==> flow/design.v <==
module debounce(btn,clk,btn_pulse);
    parameter times=5000;
    input btn,clk;
    output reg btn_pulse;
    reg [12:0] N;		     
    always@(posedge clk) begin
        if (btn_pulse) begin
            if (btn==0&&N>0) begin
                N<=N-1;
            end
            else if(btn==0&&N==0) begin
                N<=0;
                btn_pulse<=0;
            end
            else begin
                N<=5000;
            end
        end
        else begin
            if (btn&&N<times) begin
                N<=N+1;
            end
            else if(btn&&N==times) begin
                N<=N;
                btn_pulse<=1;
            end
            else begin
                N<=0;
            end
        end
    end
endmodule
module rand_gen (clk,sw7,out);
    input clk,sw7;
    output reg [6:0] out;
    reg [31:0] state;
    always @(posedge clk) begin
        if (!sw7) begin
            state <= 0;
        end
        else begin
            state <= state * 32'h343fd + 32'h269EC3;
        end
        out <= (state >> 16) & 16'h7fff;
    end
endmodule
module segment (seg_data,seg_led);
    input [3:0] seg_data;
    output [7:0] seg_led;
    reg [7:0] seg_led_r;
    always @(*) begin
        case (seg_data)
            4'd0: seg_led_r = 8'h3f;
            4'd1: seg_led_r = 8'h06;
            4'd2: seg_led_r = 8'h5b;
            4'd3: seg_led_r = 8'h4f;
            4'd4: seg_led_r = 8'h66;
            4'd5: seg_led_r = 8'h6d;
            4'd6: seg_led_r = 8'h7d;
            4'd7: seg_led_r = 8'h07;
            4'd8: seg_led_r = 8'h7f;
            4'd9: seg_led_r = 8'h6f;
            default: seg_led_r = 8'h00;
        endcase
    end
    assign seg_led = seg_led_r;
endmodule
module countdown(clk,countdown_times,leave_times,sw7,game_state,countdown_state);
    input clk,sw7;
    input [1:0] game_state;
    input [4:0] countdown_times;
    output reg [4:0] leave_times;
    output reg [1:0] countdown_state;
    reg [19:0] second;           
    always @(posedge clk) begin
        if (!sw7) begin
            leave_times<=0;
            countdown_state<=0;
            second<=0;
        end
        else begin
            if (game_state==1) begin
                if (countdown_state==0) begin
                    leave_times<=countdown_times;
                    countdown_state<=1;
                end
                else begin
                    if (second==999999) begin
                        if (leave_times>1) begin
                            leave_times<=leave_times-1;
                            second<=0;
                        end
                        else begin
                            countdown_state<=2;
                            leave_times<=0;
                            second<=0;
                        end
                    end
                    else begin
                        second<=second+1;
                    end
                end
            end
            else if (game_state==2) begin
                if(countdown_state==2) begin
                    leave_times<=countdown_times;
                    countdown_state<=3;
                end
                else begin
                    if (second==999999) begin
                        if (leave_times>1) begin
                            leave_times<=leave_times-1;
                            second<=0;
                        end
                        else begin
                            countdown_state<=0;
                            leave_times<=0;
                            second<=0;
                        end
                    end
                    else begin
                        second<=second+1;
                    end
                end
            end
            else begin
                leave_times<=0;
                countdown_state<=0;
                second<=0;
            end
        end
    end
endmodule
module disp(clk,sw7,game_state,leave_times,seg_cat,seg_led,user_defined_cdtime);
    input clk;
    input sw7;
    input [4:0] leave_times;
    input [1:0] game_state;
    input [4:0] user_defined_cdtime;
    output reg [7:0] seg_cat;
    output [7:0] seg_led;
    reg [3:0] num [0:1];     
    always @(posedge clk) begin
        if (!sw7) begin
            num[0]<=15;
            num[1]<=15;
            seg_cat<=8'b11111111;
        end
        else begin
            if(game_state==0) begin
                if (seg_cat==8'b11111111) begin
                    seg_cat<=8'b11111110;
                end
                else begin
                    if (user_defined_cdtime>=30) begin
                        num[1]<=3;
                        num[0]<=0;
                    end
                    else if (user_defined_cdtime>=20) begin
                        num[1]<=2;
                        num[0]<=user_defined_cdtime-20;
                    end
                    else if (user_defined_cdtime>=10) begin
                        num[1]<=1;
                        num[0]<=user_defined_cdtime-10;
                    end
                    else begin
                        num[1]<=0;
                        num[0]<=user_defined_cdtime;
                    end
                    if (seg_cat==8'b11111110) begin
                        seg_cat<=8'b11111101;
                    end
                    else if(seg_cat==8'b11111101) begin
                        seg_cat<=8'b11111110;
                    end
                    else begin
                        seg_cat<=8'b11111111;
                    end
                end
            end
            else if (game_state==1||game_state==2) begin
                if (seg_cat==8'b11111111) begin
                    seg_cat<=8'b11111110;
                end
                else begin
                    if (leave_times-1>=20) begin
                        num[1]<=2;
                        num[0]<=leave_times-21;
                    end
                    else if (leave_times-1>=10) begin
                        num[1]<=1;
                        num[0]<=leave_times-11;
                    end
                    else begin
                        num[1]<=0;
                        num[0]<=leave_times-1;
                    end
                    if (seg_cat==8'b11111110) begin
                        seg_cat<=8'b11111101;
                    end
                    else if(seg_cat==8'b11111101) begin
                        seg_cat<=8'b11111110;
                    end
                    else begin
                        seg_cat<=8'b11111111;
                    end
                end
            end
            else begin
                num[0]<=15;
                num[1]<=15;
                seg_cat<=8'b11111111;
            end
        end
    end
    segment segment1(
                .seg_data(num[seg_cat[0]]),
                .seg_led(seg_led)
            );
endmodule
module music(clk,sw7,buzzer,success,music_state,game_state,leave_times);
    input clk,sw7,success;
    input [4:0] leave_times;
    input [1:0] game_state;
    output reg buzzer;
    output reg [1:0] music_state;
    reg [10:0] per;
    reg [6:0] cnt0;
    reg [16:0] time_cnt;
    reg [11:0] one_cnt;
    reg di;
    localparam
        A2 = 110,
        A2_ = 117,
        B2 = 123,
        C3 = 131,
        C3_ = 139,
        D3 = 147,
        D3_ = 156,
        E3 = 165,
        F3 = 175,
        F3_ = 185,
        G3 = 196,
        G3_ = 208,
        A3 = 220,
        A3_ = 233,
        B3 = 247,
        C4 = 262,
        C4_ = 277,
        D4 = 294,
        D4_ = 311,
        E4 = 330,
        F4 = 349,
        F4_ = 370,
        G4 = 392,
        G4_ = 415,
        A4 = 440,
        A4_ = 466,
        B4 = 494,
        C5 = 522,
        C5_ = 554,
        D5 = 587,
        D5_ = 622,
        E5 = 659,
        F5 = 698,
        F5_ = 740,
        G5 = 784,
        G5_ = 831,
        A5 = 880,
        A5_ = 932,
        B5 = 988,
        C6 = 1047;
    always @(posedge clk) begin
        if (!sw7) begin
            per<=0;
            cnt0<=0;
            time_cnt<=0;
            one_cnt<=0;
            music_state<=0;
            buzzer<=0;
            di<=0;
        end
        else
        if (game_state==2) begin
            if (di==1) begin
                if (one_cnt<958) begin
                    one_cnt<=one_cnt+1;
                end
                else begin
                    one_cnt<=0;
                    buzzer<=!buzzer;
                end
                if (per<=1023) begin
                    if (cnt0<121) begin
                        cnt0<=cnt0+1;
                    end
                    else begin
                        cnt0<=0;
                        per<=per+1;
                    end
                end
                else begin
                    buzzer<=0;
                    one_cnt<=0;
                    per<=0;
                    cnt0<=0;
                    di<=0;
                end
            end
            else begin
                if (one_cnt<15+leave_times*43) begin
                    if(per<999) begin
                        per<=per+1;
                    end
                    else begin
                        per<=0;
                        one_cnt<=one_cnt+1;
                    end
                end
                else begin
                    one_cnt<=0;
                    per<=0;
                    di<=1;
                end
            end
        end
        else if (game_state==3) begin
            if (music_state==0) begin
                music_state<=1;
                one_cnt<=0;
                time_cnt<=0;
                buzzer<=0;
                per<=0;
                cnt0<=0;
            end
            else begin
                if (success==1) begin
                    case (cnt0)
                        0:
                            per=G3;
                        1:
                            per=G3;
                        2:
                            per=G3;
                        3:
                            per=C4;
                        4:
                            per=C4;
                        5:
                            per=E4;
                        6:
                            per=E4;
                        7:
                            per=E4;
                        8:
                            per=G4;
                        9:
                            per=G4;
                        10:
                            per=G4;
                        11:
                            per=C5;
                        12:
                            per=C5;
                        13:
                            per=E5;
                        14:
                            per=E5;
                        15:
                            per=E5;
                        16:
                            per=G5;
                        17:
                            per=G5;
                        18:
                            per=G5;
                        19:
                            per=G5;
                        20:
                            per=G5;
                        21:
                            per=G5;
                        22:
                            per=G5;
                        23:
                            per=G5;
                        24:
                            per=E5;
                        25:
                            per=E5;
                        26:
                            per=E5;
                        27:
                            per=E5;
                        28:
                            per=E5;
                        29:
                            per=E5;
                        30:
                            per=E5;
                        31:
                            per=E5;
                        32:
                            per=G3_;
                        33:
                            per=G3_;
                        34:
                            per=G3_;
                        35:
                            per=C4;
                        36:
                            per=C4;
                        37:
                            per=D4_;
                        38:
                            per=D4_;
                        39:
                            per=D4_;
                        40:
                            per=G4_;
                        41:
                            per=G4_;
                        42:
                            per=G4_;
                        43:
                            per=C5;
                        44:
                            per=C5;
                        45:
                            per=D5_;
                        46:
                            per=D5_;
                        47:
                            per=D5_;
                        48:
                            per=A5_;
                        49:
                            per=A5_;
                        50:
                            per=A5_;
                        51:
                            per=A5_;
                        52:
                            per=A5_;
                        53:
                            per=A5_;
                        54:
                            per=A5_;
                        55:
                            per=A5_;
                        56:
                            per=D5_;
                        57:
                            per=D5_;
                        58:
                            per=D5_;
                        59:
                            per=D5_;
                        60:
                            per=D5_;
                        61:
                            per=D5_;
                        62:
                            per=D5_;
                        63:
                            per=D5_;
                        64:
                            per=A3_;
                        65:
                            per=A3_;
                        66:
                            per=A3_;
                        67:
                            per=D4;
                        68:
                            per=D4;
                        69:
                            per=F4;
                        70:
                            per=F4;
                        71:
                            per=F4;
                        72:
                            per=A4_;
                        73:
                            per=A4_;
                        74:
                            per=A4_;
                        75:
                            per=D5;
                        76:
                            per=D5;
                        77:
                            per=F5;
                        78:
                            per=F5;
                        79:
                            per=F5;
                        80:
                            per=A5_;
                        81:
                            per=A5_;
                        82:
                            per=A5_;
                        83:
                            per=A5_;
                        84:
                            per=A5_;
                        85:
                            per=A5_;
                        86:
                            per=A5_;
                        87:
                            per=A5_;
                        88:
                            per=A5_;
                        89:
                            per=A5_;
                        90:
                            per=A5_;
                        91:
                            per=A5_;
                        92:
                            per=A5_;
                        93:
                            per=A5_;
                        94:
                            per=A5_;
                        95:
                            per=A5_;
                        96:
                            per=C6;
                        97:
                            per=C6;
                        98:
                            per=C6;
                        99:
                            per=C6;
                        100:
                            per=C6;
                        101:
                            per=C6;
                        102:
                            per=C6;
                        103:
                            per=C6;
                        104:
                            per=C6;
                        105:
                            per=C6;
                        106:
                            per=C6;
                        107:
                            per=C6;
                        108:
                            per=C6;
                        109:
                            per=C6;
                        110:
                            per=C6;
                        111:
                            per=C6;
                        default: begin
                            music_state<=2;
                        end
                    endcase
                end
                else begin
                    case (cnt0)
                        0:
                            per=C5;
                        1:
                            per=C5;
                        2:
                            per=C5;
                        3:
                            per=C5;
                        4:
                            per=C5;
                        5:
                            per=G4;
                        6:
                            per=G4;
                        7:
                            per=G4;
                        8:
                            per=G4;
                        9:
                            per=G4;
                        10:
                            per=E4;
                        11:
                            per=E4;
                        12:
                            per=E4;
                        13:
                            per=E4;
                        14:
                            per=A4;
                        15:
                            per=A4;
                        16:
                            per=B4;
                        17:
                            per=B4;
                        18:
                            per=A4;
                        19:
                            per=A4;
                        20:
                            per=G4_;
                        21:
                            per=G4_;
                        22:
                            per=A4_;
                        23:
                            per=A4_;
                        24:
                            per=G4_;
                        25:
                            per=G4_;
                        26:
                            per=E4;
                        27:
                            per=E4;
                        28:
                            per=D4;
                        29:
                            per=D4;
                        30:
                            per=E4;
                        31:
                            per=E4;
                        32:
                            per=E4;
                        33:
                            per=E4;
                        34:
                            per=E4;
                        35:
                            per=E4;
                        36:
                            per=E4;
                        37:
                            per=E4;
                        default: begin
                            music_state<=2;
                        end
                    endcase
                end
                if (time_cnt<=120000-success*60000-1) begin
                    time_cnt<=time_cnt+1;
                    if(one_cnt*per<=500000) begin
                        one_cnt<=one_cnt+1;
                    end
                    else begin
                        one_cnt<=0;
                        buzzer<=!buzzer;
                    end
                end
                else begin
                    buzzer<=0;
                    time_cnt<=0;
                    cnt0<=cnt0+1;
                    one_cnt<=0;
                end
            end
        end
        else begin
            music_state<=0;
            buzzer<=0;
            per<=0;
            cnt0<=0;
            time_cnt<=0;
            one_cnt<=0;
        end
    end
endmodule
module cartoon (sw7,game_state,clk,green,red,row,leave_times,success);
    input [1:0] game_state;
    input success;
    input clk,sw7;
    input [4:0] leave_times;
    output [7:0] green,red;
    output reg [7:0] row;
    reg [7:0] red_cartoon [7:0];     
    reg [7:0] green_cartoon [7:0];   
    wire [7:0] scan [7:0];           
    reg [2:0] cnt;                   
    reg [20:0] times;                
    assign scan[0]=8'b11111110;
    assign scan[1]=8'b11111101;
    assign scan[2]=8'b11111011;
    assign scan[3]=8'b11110111;
    assign scan[4]=8'b11101111;
    assign scan[5]=8'b11011111;
    assign scan[6]=8'b10111111;
    assign scan[7]=8'b01111111;
    always @(posedge clk) begin
        if (!sw7) begin
            cnt<=0;
            row<=scan[0];
        end
        else begin
            cnt<=cnt+3'd1;
            row<=scan[cnt+3'd1];
        end
    end
    always @(posedge clk) begin
        if (!sw7) begin
            times<=0;
            red_cartoon[0]<=8'b00000000;
            red_cartoon[1]<=8'b00000000;
            red_cartoon[2]<=8'b00000000;
            red_cartoon[3]<=8'b00000000;
            red_cartoon[4]<=8'b00000000;
            red_cartoon[5]<=8'b00000000;
            red_cartoon[6]<=8'b00000000;
            red_cartoon[7]<=8'b00000000;
            green_cartoon[0]<=8'b00000000;
            green_cartoon[1]<=8'b00000000;
            green_cartoon[2]<=8'b00000000;
            green_cartoon[3]<=8'b00000000;
            green_cartoon[4]<=8'b00000000;
            green_cartoon[5]<=8'b00000000;
            green_cartoon[6]<=8'b00000000;
            green_cartoon[7]<=8'b00000000;
        end
        else begin 
            if (game_state==0) begin
                red_cartoon[0]<=8'b00011000;
                red_cartoon[1]<=8'b00011000;
                red_cartoon[2]<=8'b00011000;
                red_cartoon[3]<=8'b00011000;
                red_cartoon[4]<=8'b00011000;
                red_cartoon[5]<=8'b00100100;
                red_cartoon[6]<=8'b00100100;
                red_cartoon[7]<=8'b00011000;
                green_cartoon[0]<=8'b00011000;
                green_cartoon[1]<=8'b00011000;
                green_cartoon[2]<=8'b00011000;
                green_cartoon[3]<=8'b00011000;
                green_cartoon[4]<=8'b00000000;
                green_cartoon[5]<=8'b00000000;
                green_cartoon[6]<=8'b00000000;
                green_cartoon[7]<=8'b00000000;
            end
            else if (game_state==1) begin
                red_cartoon[0]<=8'b00011000;
                red_cartoon[1]<=8'b00011000;
                red_cartoon[2]<=8'b00011000;
                red_cartoon[3]<=8'b00011000;
                red_cartoon[4]<=8'b00011000;
                red_cartoon[5]<=8'b00100100;
                red_cartoon[6]<=8'b00100100;
                red_cartoon[7]<=8'b00011000;
                green_cartoon[0]<=8'b00011000;
                green_cartoon[1]<=8'b00011000;
                green_cartoon[2]<=8'b00011000;
                green_cartoon[3]<=8'b00011000;
                green_cartoon[4]<=8'b00000000;
                green_cartoon[5]<=8'b00000000;
                green_cartoon[6]<=8'b00000000;
                green_cartoon[7]<=8'b00000000;
            end
            else if (game_state==2) begin
                if (leave_times-1>=15) begin
                    red_cartoon[0]<=8'b00011000;
                    red_cartoon[1]<=8'b00011000;
                    red_cartoon[2]<=8'b00011000;
                    red_cartoon[3]<=8'b00011000;
                    red_cartoon[4]<=8'b00011000;
                    red_cartoon[5]<=8'b00100100;
                    red_cartoon[6]<=8'b00100100;
                    red_cartoon[7]<=8'b00011000;
                    green_cartoon[0]<=8'b00011000;
                    green_cartoon[1]<=8'b00011000;
                    green_cartoon[2]<=8'b00011000;
                    green_cartoon[3]<=8'b00011000;
                    green_cartoon[4]<=8'b00000000;
                    green_cartoon[5]<=8'b00000000;
                    green_cartoon[6]<=8'b00000000;
                    green_cartoon[7]<=8'b00000000;
                end
                else if (leave_times-1>=10) begin
                    red_cartoon[0]<=8'b00000000;
                    green_cartoon[0]<=8'b00000000;
                end
                else if(leave_times-1>=5) begin
                    red_cartoon[1]<=8'b00000000;
                    green_cartoon[1]<=8'b00000000;
                end
                else if (leave_times-1>0) begin
                    red_cartoon[2]<=8'b00000000;
                    green_cartoon[2]<=8'b00000000;
                end
                else begin
                    red_cartoon[3]<=8'b00000000;
                    green_cartoon[3]<=8'b00000000;
                end
                times<=0;
            end
            else if(game_state==3) begin
                green_cartoon[0]<=8'b00000000;
                green_cartoon[1]<=8'b00000000;
                green_cartoon[2]<=8'b00000000;
                green_cartoon[3]<=8'b00000000;
                green_cartoon[4]<=8'b00000000;
                green_cartoon[5]<=8'b00000000;
                green_cartoon[6]<=8'b00000000;
                green_cartoon[7]<=8'b00000000;
                if (success==1) begin
                    times<=times+1;
                    if (times<=100000) begin
                        red_cartoon[0]<=8'b00000000;
                        red_cartoon[1]<=8'b01100110;
                        red_cartoon[2]<=8'b00000000;
                        red_cartoon[3]<=8'b00000000;
                        red_cartoon[4]<=8'b00000000;
                        red_cartoon[5]<=8'b00000000;
                        red_cartoon[6]<=8'b00000000;
                        red_cartoon[7]<=8'b00000000;
                    end
                    else if(times<=200000) begin
                        red_cartoon[2]<=8'b11111111;
                    end
                    else if(times<=300000) begin
                        red_cartoon[3]<=8'b11111111;
                    end
                    else if(times<=400000) begin
                        red_cartoon[1]<=8'b00000000;
                        red_cartoon[4]<=8'b11111111;
                    end
                    else if (times<=500000) begin
                        red_cartoon[2]<=8'b00000000;
                        red_cartoon[5]<=8'b01111110;
                    end
                    else if(times<=600000) begin
                        red_cartoon[3]<=8'b00000000;
                        red_cartoon[6]<=8'b00111100;
                    end
                    else if(times<=700000) begin
                        red_cartoon[4]<=8'b00000000;
                        red_cartoon[7]<=8'b00011000;
                    end
                    else if (times<=800000) begin
                        red_cartoon[5]<=8'b00000000;
                    end
                    else if(times<=900000) begin
                        red_cartoon[6]<=8'b00000000;
                    end
                    else if(times<=1000000) begin
                        red_cartoon[7]<=8'b00000000;
                    end
                    else if(times<=1250000) begin
                        red_cartoon[0]<=8'b00000000;
                        red_cartoon[1]<=8'b01100110;
                        red_cartoon[2]<=8'b11111111;
                        red_cartoon[3]<=8'b11111111;
                        red_cartoon[4]<=8'b11111111;
                        red_cartoon[5]<=8'b01111110;
                        red_cartoon[6]<=8'b00111100;
                        red_cartoon[7]<=8'b00011000;
                    end
                    else if(times<=1500000) begin
                        red_cartoon[0]<=8'b00000000;
                        red_cartoon[1]<=8'b00000000;
                        red_cartoon[2]<=8'b00000000;
                        red_cartoon[3]<=8'b00000000;
                        red_cartoon[4]<=8'b00000000;
                        red_cartoon[5]<=8'b00000000;
                        red_cartoon[6]<=8'b00000000;
                        red_cartoon[7]<=8'b00000000;
                    end
                    else if(times<=1750000) begin
                        red_cartoon[0]<=8'b00000000;
                        red_cartoon[1]<=8'b01100110;
                        red_cartoon[2]<=8'b11111111;
                        red_cartoon[3]<=8'b11111111;
                        red_cartoon[4]<=8'b11111111;
                        red_cartoon[5]<=8'b01111110;
                        red_cartoon[6]<=8'b00111100;
                        red_cartoon[7]<=8'b00011000;
                    end
                    else if(times<=2000000) begin
                        red_cartoon[0]<=8'b00000000;
                        red_cartoon[1]<=8'b00000000;
                        red_cartoon[2]<=8'b00000000;
                        red_cartoon[3]<=8'b00000000;
                        red_cartoon[4]<=8'b00000000;
                        red_cartoon[5]<=8'b00000000;
                        red_cartoon[6]<=8'b00000000;
                        red_cartoon[7]<=8'b00000000;
                    end
                    else begin
                        times<=0;
                    end
                end
                else begin
                    if (times<=500000) begin
                        times<=times+1;
                        red_cartoon[0]<=8'b00000000;
                        red_cartoon[1]<=8'b01000000;
                        red_cartoon[2]<=8'b11110111;
                        red_cartoon[3]<=8'b01010101;
                        red_cartoon[4]<=8'b01010101;
                        red_cartoon[5]<=8'b01010101;
                        red_cartoon[6]<=8'b01010111;
                        red_cartoon[7]<=8'b00000000;
                    end
                    else if(times<=1000000) begin
                        times<=times+1;
                        red_cartoon[0]<=8'b00000000;
                        red_cartoon[1]<=8'b11000100;
                        red_cartoon[2]<=8'b00000100;
                        red_cartoon[3]<=8'b11011111;
                        red_cartoon[4]<=8'b00010101;
                        red_cartoon[5]<=8'b00011111;
                        red_cartoon[6]<=8'b01010101;
                        red_cartoon[7]<=8'b10011111;
                    end
                    else begin
                        times<=0;
                    end
                end
            end
        end
    end
    assign red=red_cartoon[cnt];
    assign green=green_cartoon[cnt];
endmodule
module boom_pro(sw7,start,clk,led,seg,sw_input,row,seg_cat,btn6,buzzer,green,red);
    input sw7,start,clk,btn6;        
    input [6:0] sw_input;            
    output buzzer;                   
    output [7:0] row,red,green;      
    output [7:0] seg_cat;            
    output [7:0] seg;                
    output reg [6:0] led;            
    reg [1:0] ps_input_times;        
    reg success;                     
    reg [6:0] password;              
    reg [1:0] game_state;            
    reg [4:0] countdown_times;       
    reg [4:0] user_defined_cdtime;   
    reg btn6_before;                 
    wire [4:0] leave_times;          
    wire [1:0] music_state;          
    wire [1:0] countdown_state;      
    wire [6:0] changing_pw;          
    wire btn6_pulse;                 
    wire start_pulse;                
    always @(posedge clk) begin
        if (!sw7) begin
            btn6_before<=0;
            user_defined_cdtime<=0;
            ps_input_times<=0;
            led<=0;
            success<=0;
            game_state<=0;
            password<=0;
            countdown_times<=0;
            user_defined_cdtime<=0;
        end
        else begin
            if (game_state==0) begin
                if (start_pulse) begin
                    success<=0;
                    btn6_before<=0;
                    game_state<=1;
                    countdown_times<=5;
                    password<=changing_pw;
                end
                if (sw_input[6]==1) begin
                    if (sw_input[4:0]>30) begin
                        user_defined_cdtime<=30;
                    end
                    else begin
                        user_defined_cdtime<=sw_input[4:0];
                    end
                end
                else begin
                    user_defined_cdtime<=20;
                end
            end
            else if (game_state==1) begin
                led<=password;
                if (countdown_state==2&&leave_times==0) begin
                    countdown_times<=user_defined_cdtime;
                    game_state<=2;
                    led<=0;
                end
            end
            else if (game_state==2) begin
                led<=sw_input;
                if (ps_input_times<2) begin
                    if (btn6_pulse==1&&btn6_before==0) begin
                        if (sw_input==password) begin
                            game_state<=3;
                            success<=1;
                            led<=0;
                        end
                        else begin
                            ps_input_times<=ps_input_times+1;
                        end
                    end
                    if (countdown_state==0&&leave_times==0) begin
                        game_state<=3;
                        success<=0;
                        led<=0;
                    end
                end
                else begin
                    game_state<=3;
                    success<=0;
                    led<=0;
                end
                btn6_before<=btn6_pulse;
            end
            else if (game_state==3) begin
                if (music_state==2) begin
                    game_state<=0;
                    success<=0;
                    password<=0;
                    countdown_times<=0;
                    ps_input_times<=0;
                end
            end
        end
    end
    debounce debounce1(
                 .btn(start),
                 .clk(clk),
                 .btn_pulse(start_pulse));
    debounce debounce2(
                 .btn(btn6),
                 .clk(clk),
                 .btn_pulse(btn6_pulse));
    rand_gen rand1(
             .clk(clk),
             .sw7(sw7),
             .out(changing_pw));
    disp disp1(
             .clk(clk),
             .sw7(sw7),
             .leave_times(leave_times),
             .user_defined_cdtime(user_defined_cdtime),
             .game_state (game_state),
             .seg_cat(seg_cat),
             .seg_led(seg));
    countdown countdown1(
                  .clk(clk),
                  .sw7(sw7),
                  .game_state(game_state),
                  .countdown_times(countdown_times),
                  .leave_times(leave_times),
                  .countdown_state(countdown_state));
    music music1(
              .clk(clk),
              .sw7(sw7),
              .success(success),
              .game_state(game_state),
              .leave_times(leave_times),
              .buzzer(buzzer),
              .music_state(music_state));
    cartoon cartoon1(
                .game_state(game_state),
                .success(success),
                .clk(clk),
                .sw7(sw7),
                .leave_times(leave_times),
                .green(green),
                .red(red),
                .row(row)
            );
endmodule
---- Reports on boom_pro ----
The steps from the RTL of boom_pro to its reports follow in flow order.
Lines are those of the file above, counted from 1.
Not given: --
set-up
  top ..................................... boom_pro
  clock input ............................. clk
  cell library ............................ sky130hd
  timing corner ........................... tt_025C_1v80

---- Word-level counts ----
Yosys after proc, flatten, opt, wreduce and memory -nomap, before mapping. Print and check cells are not counted. Equal cells are merged and count once.
Yosys's memory passes give these memory sizes; they may raise the number of words (mostly to a power of two), join words into wider ones and drop unused or constant bits.
storage and ports
  register bits ........................... 327
  ROM bits ................................ 112
  memories kept ........................... 1
  input bits .............................. 11
  output and inout port bits .............. 48
  cells after elaboration ................. 858
memories
  memory           words  bits a word  read ports  write ports  RTL line  RTL
  (no name shown)  16     7            1           0            52        case (seg_data)
cells by class
  $add $sub $neg .......................... 21
  multiply operators ...................... 4
  magnitude comparators ................... 36
  equality and inequality tests ........... 261
  muxes and demuxes ....................... 364
  bitwise logic cells ..................... 8
  reductions and logical operators ........ 108
operator list
  operator                                                                     count
  8-bit 2-to-1 mux                                                             158
  32-bit by 18-bit multiplier with 32-bit output with constant B               1
  21-bit 2-to-1 mux                                                            19
  7-bit equality test with constant B                                          48
  12-bit by 11-bit multiplier with 23-bit output                               1
  7-bit by 6-bit equality test with 1-bit output with constant B               32
  11-bit case mux with 19-bit select                                           1
  5-bit 2-to-1 mux                                                             35
  6-bit by 2-bit != test with 1-bit output with constant B                     24
  11-bit 2-to-1 mux                                                            13
  7-bit 2-to-1 mux                                                             20
  13-bit 2-to-1 mux                                                            10
  8-bit case mux with 8-bit select                                             2
  8-bit by 2-bit != test with 1-bit output with constant B                     15
  12-bit 2-to-1 mux                                                            10
  112-bit OR reduction                                                         1
  7-bit by 2-bit != test with 1-bit output with constant B                     16
  7-bit by 5-bit equality test with 1-bit output with constant B               16
  21-bit by 20-bit less-or-equal comparator with 1-bit output with constant B  5
  13-bit AND reduction                                                         8
  20-bit 2-to-1 mux                                                            5
  11-bit AND reduction                                                         8
  11-bit case mux with 8-bit select                                            1
  21-bit less-or-equal comparator with constant B                              4
  5-bit by 2-bit != test with 1-bit output with constant B                     16
  32-bit by 4-bit >= comparator with 1-bit output with constant B              2
  4-bit 2-to-1 mux                                                             16
  21-bit by 19-bit less-or-equal comparator with 1-bit output with constant B  3
Not listed: further kinds 99, cells in them 312.

---- Logic depth ----
Yosys ltp: most cells in a row. Word level: on the elaborated netlist, between registers, memories and ports. Mapped: between sequential cells and ports; inverters and the memories' decode and read muxes count.
logic depth
  word-level depth ........................ 20
  ABC_AREA ................................ 0
  depth in mapped cells ................... 35
  depth with buffers taken out ............ 29

---- Mapped cells and area ----
Yosys stat after the flow's synthesis: flattened, memories mapped to cells. It holds for the ABC_AREA given above (unset counts as 0); a run with the other value may have another netlist.
synthesis totals
  cells in the netlist .................... 3026
  cell area after synthesis ............... 25285.5 um2
  sequential part of the area ............. 5265.0 um2
  flip-flops .............................. 250
  buffer cells ............................ 179
cells by type
  type                       count  area in all (um2)
  sky130_fd_sc_hd__dfxtp_1   224    4.48E+03
  sky130_fd_sc_hd__fa_1      203    4.06E+03
  sky130_fd_sc_hd__ha_1      234    2.93E+03
  sky130_fd_sc_hd__nand2_1   285    1.07E+03
  sky130_fd_sc_hd__inv_1     268    1.01E+03
  sky130_fd_sc_hd__a21oi_1   183    915.878
  sky130_fd_sc_hd__nor2_1    228    855.821
  sky130_fd_sc_hd__edfxtp_1  26     780.749
  sky130_fd_sc_hd__o21ai_0   132    660.634
  sky130_fd_sc_hd__xnor2_1   63     551.779
  sky130_fd_sc_hd__nand3_1   108    540.518
  sky130_fd_sc_hd__and2_1    86     538.016
  sky130_fd_sc_hd__xor2_1    61     534.262
  sky130_fd_sc_hd__clkbuf_1  130    487.968
  sky130_fd_sc_hd__nor3_1    82     410.394
  sky130_fd_sc_hd__and3_1    42     262.752
  sky130_fd_sc_hd__mux2i_1   25     250.24
  sky130_fd_sc_hd__a211oi_1  31     232.723
Other cell types: 87; their cells: 615.
The figures by module come from a second, unflattened synthesis with its own total; it is not the netlist above.
unflattened totals
  cells (unflattened synthesis) ........... 3332
  area (unflattened synthesis) ............ 27747.9 um2
Rows give one instance, submodules left out.
by module
  module     instances  cells  area (um2)  sequential area (um2)
  music      1          1197   9547.9      1021.0
  rand_gen   1          600    5801.8      600.6
  cartoon    1          729    5507.8      1401.3
  debounce   2          126    1214.9      410.4
  boom_pro   1          178    1507.7      600.6
  countdown  1          169    1495.2      540.5
  disp       1          177    1227.4      180.2
  segment    1          30     230.2       0.0

---- Timing after synthesis ----
Path of least setup slack by OpenSTA after synthesis, without wires, with an ideal clock, recovery checks aside; 20% of the period is set as input and as output delay. Where synthesis merged equal registers, the netlist keeps one of their names.
timing path post-synthesis
  path kind ............................... reg2reg
  start ................................... reg music1.cnt0[0]
  end ..................................... reg music1.one_cnt[10]
  clock period ............................ 20.0 ns
  setup time .............................. 0.132 ns
  launch time at the first pin ............ 0.000 ns
  arrival time ............................ 7.941 ns
  required time ........................... 19.868 ns
  path slack .............................. 11.927 ns
  delay of the path ....................... 8.073 ns
  stages .................................. 32
  buffers on the path ..................... 4
  synthesis period reached ................ 8.073 ns
"delay of the path" = arrival - input delay + setup time.
"stages" counts driving pins, that of a launching flip-flop among them; a cell with two outputs on the path counts twice.
"synthesis period reached" is the clock period less the worst setup slack; recovery checks do not enter. This is arithmetic on one report: input and output delays are still those of the set period (20% each).
The rows between start and end are the longest chain of elaborated cells between them; the timing report does not say that the signal goes this way. Where chains are equally long, one stands for them.
A line is the first line of the expression or statement that the cell stems from. Yosys adds cells for indexed reads and writes and turns some case tables into memories.
A register here has more assigning lines than the two given.
on the way, post-synthesis
  cell sequence ........................... sky130_fd_sc_hd__dfxtp_1 > sky130_fd_sc_hd__inv_1 > sky130_fd_sc_hd__ha_1 > sky130_fd_sc_hd__or4_1 > sky130_fd_sc_hd__o211a_1 > sky130_fd_sc_hd__or4_4 > sky130_fd_sc_hd__and4b_1 > sky130_fd_sc_hd__and2_1 > sky130_fd_sc_hd__buf_4 > sky130_fd_sc_hd__mux2i_1 > sky130_fd_sc_hd__a21oi_1 > sky130_fd_sc_hd__buf_2 > sky130_fd_sc_hd__and2_1 > sky130_fd_sc_hd__fa_1 > sky130_fd_sc_hd__fa_1 > sky130_fd_sc_hd__fa_1 > sky130_fd_sc_hd__fa_1 > sky130_fd_sc_hd__inv_1 > sky130_fd_sc_hd__fa_1 > sky130_fd_sc_hd__inv_1 > sky130_fd_sc_hd__ha_1 > sky130_fd_sc_hd__clkbuf_1 > sky130_fd_sc_hd__o21ai_0 > sky130_fd_sc_hd__o21ai_0 > sky130_fd_sc_hd__nor4b_1 > sky130_fd_sc_hd__o211ai_1 > sky130_fd_sc_hd__a2111oi_0 > sky130_fd_sc_hd__and3_1 > sky130_fd_sc_hd__o2111ai_2 > sky130_fd_sc_hd__a31oi_4 > sky130_fd_sc_hd__buf_6 > sky130_fd_sc_hd__nor3_1
  length of the longest elaborated chain .. 15
  elaborated cells on any way between the ends .. 153
  those cells by class .................... mul: 1; compare: 1; eq/ne: 111; mux: 12; reduce/logical: 28
RTL lines, path post-synthesis
  element                                                      RTL line  RTL
  start: declaration                                           229       reg [6:0] cnt0;
  start: assignment                                            296       cnt0<=cnt0+1;
  start: assignment                                            665       cnt0<=cnt0+1;
  7-bit by 4-bit equality test with 1-bit output               570       case (cnt0)
  14-bit OR reduction                                          --
  11-bit case mux with 8-bit select                            570
  11-bit 2-to-1 mux                                            338       if (success==1) begin
  11-bit 2-to-1 mux                                            329       if (music_state==0) begin
  11-bit 2-to-1 mux                                            328       else if (game_state==3) begin
  11-bit 2-to-1 mux                                            285       if (game_state==2) begin
  11-bit 2-to-1 mux                                            275       if (!sw7) begin
  12-bit by 11-bit multiplier with 23-bit output               654       if(one_cnt*per<=500000) begin
  32-bit by 19-bit less-or-equal comparator with 1-bit output  654
  12-bit 2-to-1 mux                                            654
  12-bit 2-to-1 mux                                            652       if (time_cnt<=120000-success*60000-1) begin
  12-bit 2-to-1 mux                                            329
  12-bit 2-to-1 mux                                            328
  12-bit 2-to-1 mux                                            285
  end: assignment                                              288       one_cnt<=one_cnt+1;
  end: assignment                                              318       one_cnt<=one_cnt+1;
  end: declaration                                             231       reg [11:0] one_cnt;

---- Worst path after layout ----
Path of least setup slack in the final report of flow run 2 (OpenROAD, finished layout, wires in). Where an end is a register, its clock arrival counts in the times.
timing path post-layout
  path kind ............................... reg2reg
  start ................................... reg music1.cnt0[0]
  end ..................................... reg music1.one_cnt[4]
  clock period ............................ 9.91 ns
  setup time .............................. 0.13 ns
  launch time at the first pin ............ 0.54 ns
  arrival time ............................ 9.68 ns
  required time ........................... 10.32 ns
  path slack .............................. 0.64 ns
  stages .................................. 26
  buffers on the path ..................... 1
The rows between start and end are the longest chain of elaborated cells between them; the timing report does not say that the signal goes this way. Where chains are equally long, one stands for them.
A register here has more assigning lines than the two given.
on the way, post-layout
  cell sequence ........................... sky130_fd_sc_hd__dfxtp_1 > sky130_fd_sc_hd__inv_1 > sky130_fd_sc_hd__ha_1 > sky130_fd_sc_hd__or4_1 > sky130_fd_sc_hd__o211a_1 > sky130_fd_sc_hd__or4_4 > sky130_fd_sc_hd__and4b_1 > sky130_fd_sc_hd__and2_1 > sky130_fd_sc_hd__a221oi_1 > sky130_fd_sc_hd__mux2i_2 > sky130_fd_sc_hd__buf_4 > sky130_fd_sc_hd__and2_1 > sky130_fd_sc_hd__fa_1 > sky130_fd_sc_hd__fa_1 > sky130_fd_sc_hd__fa_1 > sky130_fd_sc_hd__fa_1 > sky130_fd_sc_hd__fa_1 > sky130_fd_sc_hd__ha_1 > sky130_fd_sc_hd__and3_1 > sky130_fd_sc_hd__a221o_1 > sky130_fd_sc_hd__a21oi_1 > sky130_fd_sc_hd__xor2_1 > sky130_fd_sc_hd__a2111oi_0 > sky130_fd_sc_hd__o2111ai_2 > sky130_fd_sc_hd__a31oi_4 > sky130_fd_sc_hd__nor3_1
  length of the longest elaborated chain .. 15
  elaborated cells on any way between the ends .. 153
  those cells by class .................... mul: 1; compare: 1; eq/ne: 111; mux: 12; reduce/logical: 28
RTL lines, path post-layout
  element                                                      RTL line  RTL
  start: declaration                                           229       reg [6:0] cnt0;
  start: assignment                                            296       cnt0<=cnt0+1;
  start: assignment                                            665       cnt0<=cnt0+1;
  7-bit by 4-bit equality test with 1-bit output               570       case (cnt0)
  14-bit OR reduction                                          --
  11-bit case mux with 8-bit select                            570
  11-bit 2-to-1 mux                                            338       if (success==1) begin
  11-bit 2-to-1 mux                                            329       if (music_state==0) begin
  11-bit 2-to-1 mux                                            328       else if (game_state==3) begin
  11-bit 2-to-1 mux                                            285       if (game_state==2) begin
  11-bit 2-to-1 mux                                            275       if (!sw7) begin
  12-bit by 11-bit multiplier with 23-bit output               654       if(one_cnt*per<=500000) begin
  32-bit by 19-bit less-or-equal comparator with 1-bit output  654
  12-bit 2-to-1 mux                                            654
  12-bit 2-to-1 mux                                            652       if (time_cnt<=120000-success*60000-1) begin
  12-bit 2-to-1 mux                                            329
  12-bit 2-to-1 mux                                            328
  12-bit 2-to-1 mux                                            285
  end: assignment                                              288       one_cnt<=one_cnt+1;
  end: assignment                                              318       one_cnt<=one_cnt+1;
  end: declaration                                             231       reg [11:0] one_cnt;

Hand-over note for boom_pro

Stored flow runs of boom_pro (4 of them; Yosys, OpenROAD, sky130hd). They differ in their settings and are not a sequence. Constraints: input delay and output delay 20% of the set period each, output load 0.01 pF.
"achieved clock period": clock period set for the run, less the worst setup slack. It is reckoned from that one timing run; input and output delays stay at 20% of the period that was set.
"critical setup path time" means the part of the period allowed to the worst setup path (the constraints hold back 20% at inputs and 20% at outputs) less its slack; where the path has registers, the arrival times of their clocks count too.

======== flow run 1 ========
==> flow/run.sh <==
#!/bin/bash
# the make line also repeats the synthesis and layout settings of config.mk as NAME=value (left out here)
make -C /OpenROAD-flow-scripts/flow DESIGN_CONFIG=/design/flow/config.mk WORK_HOME=/design/flow/orfs CLKGATE_MAP_FILE= finish
==> flow/config.mk <==
export PLATFORM = sky130hd
export DESIGN_NAME = boom_pro
export DESIGN_NICKNAME = boom_pro
export VERILOG_FILES = /design/flow/design.v
export SDC_FILE = /design/flow/constraint.sdc
export NUM_CORES = 4
export LEC_CHECK = 0
export ABC_AREA = 0
export CAP_MARGIN = 30
export CELL_PAD_IN_SITES_DETAIL_PLACEMENT = 1
export CORE_MARGIN = 2
export CORE_UTILIZATION = 52
export CTS_CLUSTER_DIAMETER = 214
export GPL_ROUTABILITY_DRIVEN = 0
export GPL_TIMING_DRIVEN = 0
export HOLD_SLACK_MARGIN = 0.19
export MIN_ROUTING_LAYER = met2
export PLACE_DENSITY_LB_ADDON = 0.3
export SETUP_SLACK_MARGIN = 4.15
export SLEW_MARGIN = 35
export TNS_END_PERCENT = 15
==> flow/constraint.sdc <==
create_clock -name core_clock -period 20.0 [get_ports {clk}]
set_input_delay 4.0000 -clock core_clock [delete_from_list [all_inputs] [get_ports {clk}]]
set_output_delay 4.0000 -clock core_clock [all_outputs]
set_load 0.01 [all_outputs]

-------- flow run 1 --------
  incomplete, routing halted on GRT-0232

======== flow run 2 ========
==> flow/run.sh <==
#!/bin/bash
# the make line also repeats the synthesis and layout settings of config.mk as NAME=value (left out here)
make -C /OpenROAD-flow-scripts/flow DESIGN_CONFIG=/design/flow/config.mk WORK_HOME=/design/flow/orfs CLKGATE_MAP_FILE= finish
==> flow/config.mk <==
export PLATFORM = sky130hd
export DESIGN_NAME = boom_pro
export DESIGN_NICKNAME = boom_pro
export VERILOG_FILES = /design/flow/design.v
export SDC_FILE = /design/flow/constraint.sdc
export NUM_CORES = 4
export LEC_CHECK = 0
export CAP_MARGIN = 20
export CORE_MARGIN = 2
export CORE_UTILIZATION = 40
export SLEW_MARGIN = 20
==> flow/constraint.sdc <==
create_clock -name core_clock -period 9.91 [get_ports {clk}]
set_input_delay 1.9820 -clock core_clock [delete_from_list [all_inputs] [get_ports {clk}]]
set_output_delay 1.9820 -clock core_clock [all_outputs]
set_load 0.01 [all_outputs]

-------- measured, flow run 2 --------
  critical setup path time ................ 9.27 ns
  critical path kind ...................... reg2reg
  worst hold slack ........................ 0.369 ns
  area of the die ......................... 65241.9 um2
  achieved clock period ................... 9.268 ns
  summed negative setup slack ............. 0.000 ns
  standard-cell area of the final layout .. 27485.1 um2
  setup slack of the critical path ........ 0.642 ns
  final utilization ....................... 0.438
  netlist area reported by Yosys .......... 25285.5 um2

======== flow run 3 ========
==> flow/run.sh <==
#!/bin/bash
# the make line also repeats the synthesis and layout settings of config.mk as NAME=value (left out here)
make -C /OpenROAD-flow-scripts/flow DESIGN_CONFIG=/design/flow/config.mk WORK_HOME=/design/flow/orfs CLKGATE_MAP_FILE= finish
==> flow/config.mk <==
export PLATFORM = sky130hd
export DESIGN_NAME = boom_pro
export DESIGN_NICKNAME = boom_pro
export VERILOG_FILES = /design/flow/design.v
export SDC_FILE = /design/flow/constraint.sdc
export NUM_CORES = 4
export LEC_CHECK = 0
export ABC_AREA = 0
export CAP_MARGIN = 20
export CELL_PAD_IN_SITES_DETAIL_PLACEMENT = 0
export CELL_PAD_IN_SITES_GLOBAL_PLACEMENT = 3
export CORE_ASPECT_RATIO = 1.48
export CORE_MARGIN = 2
export CORE_UTILIZATION = 59
export CTS_CLUSTER_DIAMETER = 55
export CTS_CLUSTER_SIZE = 20
export GPL_TIMING_DRIVEN = 1
export HOLD_SLACK_MARGIN = 0.19
export MAX_ROUTING_LAYER = met4
export MIN_ROUTING_LAYER = met2
export SETUP_SLACK_MARGIN = -0.55
export SLEW_MARGIN = 20
export TNS_END_PERCENT = 100
==> flow/constraint.sdc <==
create_clock -name core_clock -period 7.94 [get_ports {clk}]
set_input_delay 1.5880 -clock core_clock [delete_from_list [all_inputs] [get_ports {clk}]]
set_output_delay 1.5880 -clock core_clock [all_outputs]
set_load 0.01 [all_outputs]

-------- flow run 3 --------
  incomplete, placement halted on GPL-0301

======== flow run 4 ========
==> flow/run.sh <==
#!/bin/bash
# the make line also repeats the synthesis and layout settings of config.mk as NAME=value (left out here)
make -C /OpenROAD-flow-scripts/flow DESIGN_CONFIG=/design/flow/config.mk WORK_HOME=/design/flow/orfs CLKGATE_MAP_FILE= finish
==> flow/config.mk <==
export PLATFORM = sky130hd
export DESIGN_NAME = boom_pro
export DESIGN_NICKNAME = boom_pro
export VERILOG_FILES = /design/flow/design.v
export SDC_FILE = /design/flow/constraint.sdc
export NUM_CORES = 4
export LEC_CHECK = 0
export ABC_AREA = 1
export CAP_MARGIN = 25
export CELL_PAD_IN_SITES_DETAIL_PLACEMENT = 1
export CELL_PAD_IN_SITES_GLOBAL_PLACEMENT = 3
export CORE_ASPECT_RATIO = 1.48
export CORE_MARGIN = 2
export CORE_UTILIZATION = 59
export CTS_CLUSTER_DIAMETER = 55
export CTS_CLUSTER_SIZE = 20
export GPL_TIMING_DRIVEN = 1
export HOLD_SLACK_MARGIN = 0.19
export MAX_ROUTING_LAYER = met4
export MIN_ROUTING_LAYER = met2
export SETUP_SLACK_MARGIN = -0.55
export SLEW_MARGIN = 20
export TNS_END_PERCENT = 100
==> flow/constraint.sdc <==
create_clock -name core_clock -period 7.94 [get_ports {clk}]
set_input_delay 1.5880 -clock core_clock [delete_from_list [all_inputs] [get_ports {clk}]]
set_output_delay 1.5880 -clock core_clock [all_outputs]
set_load 0.01 [all_outputs]

-------- flow run 4 --------
  incomplete, placement halted on GPL-0301

End of note.
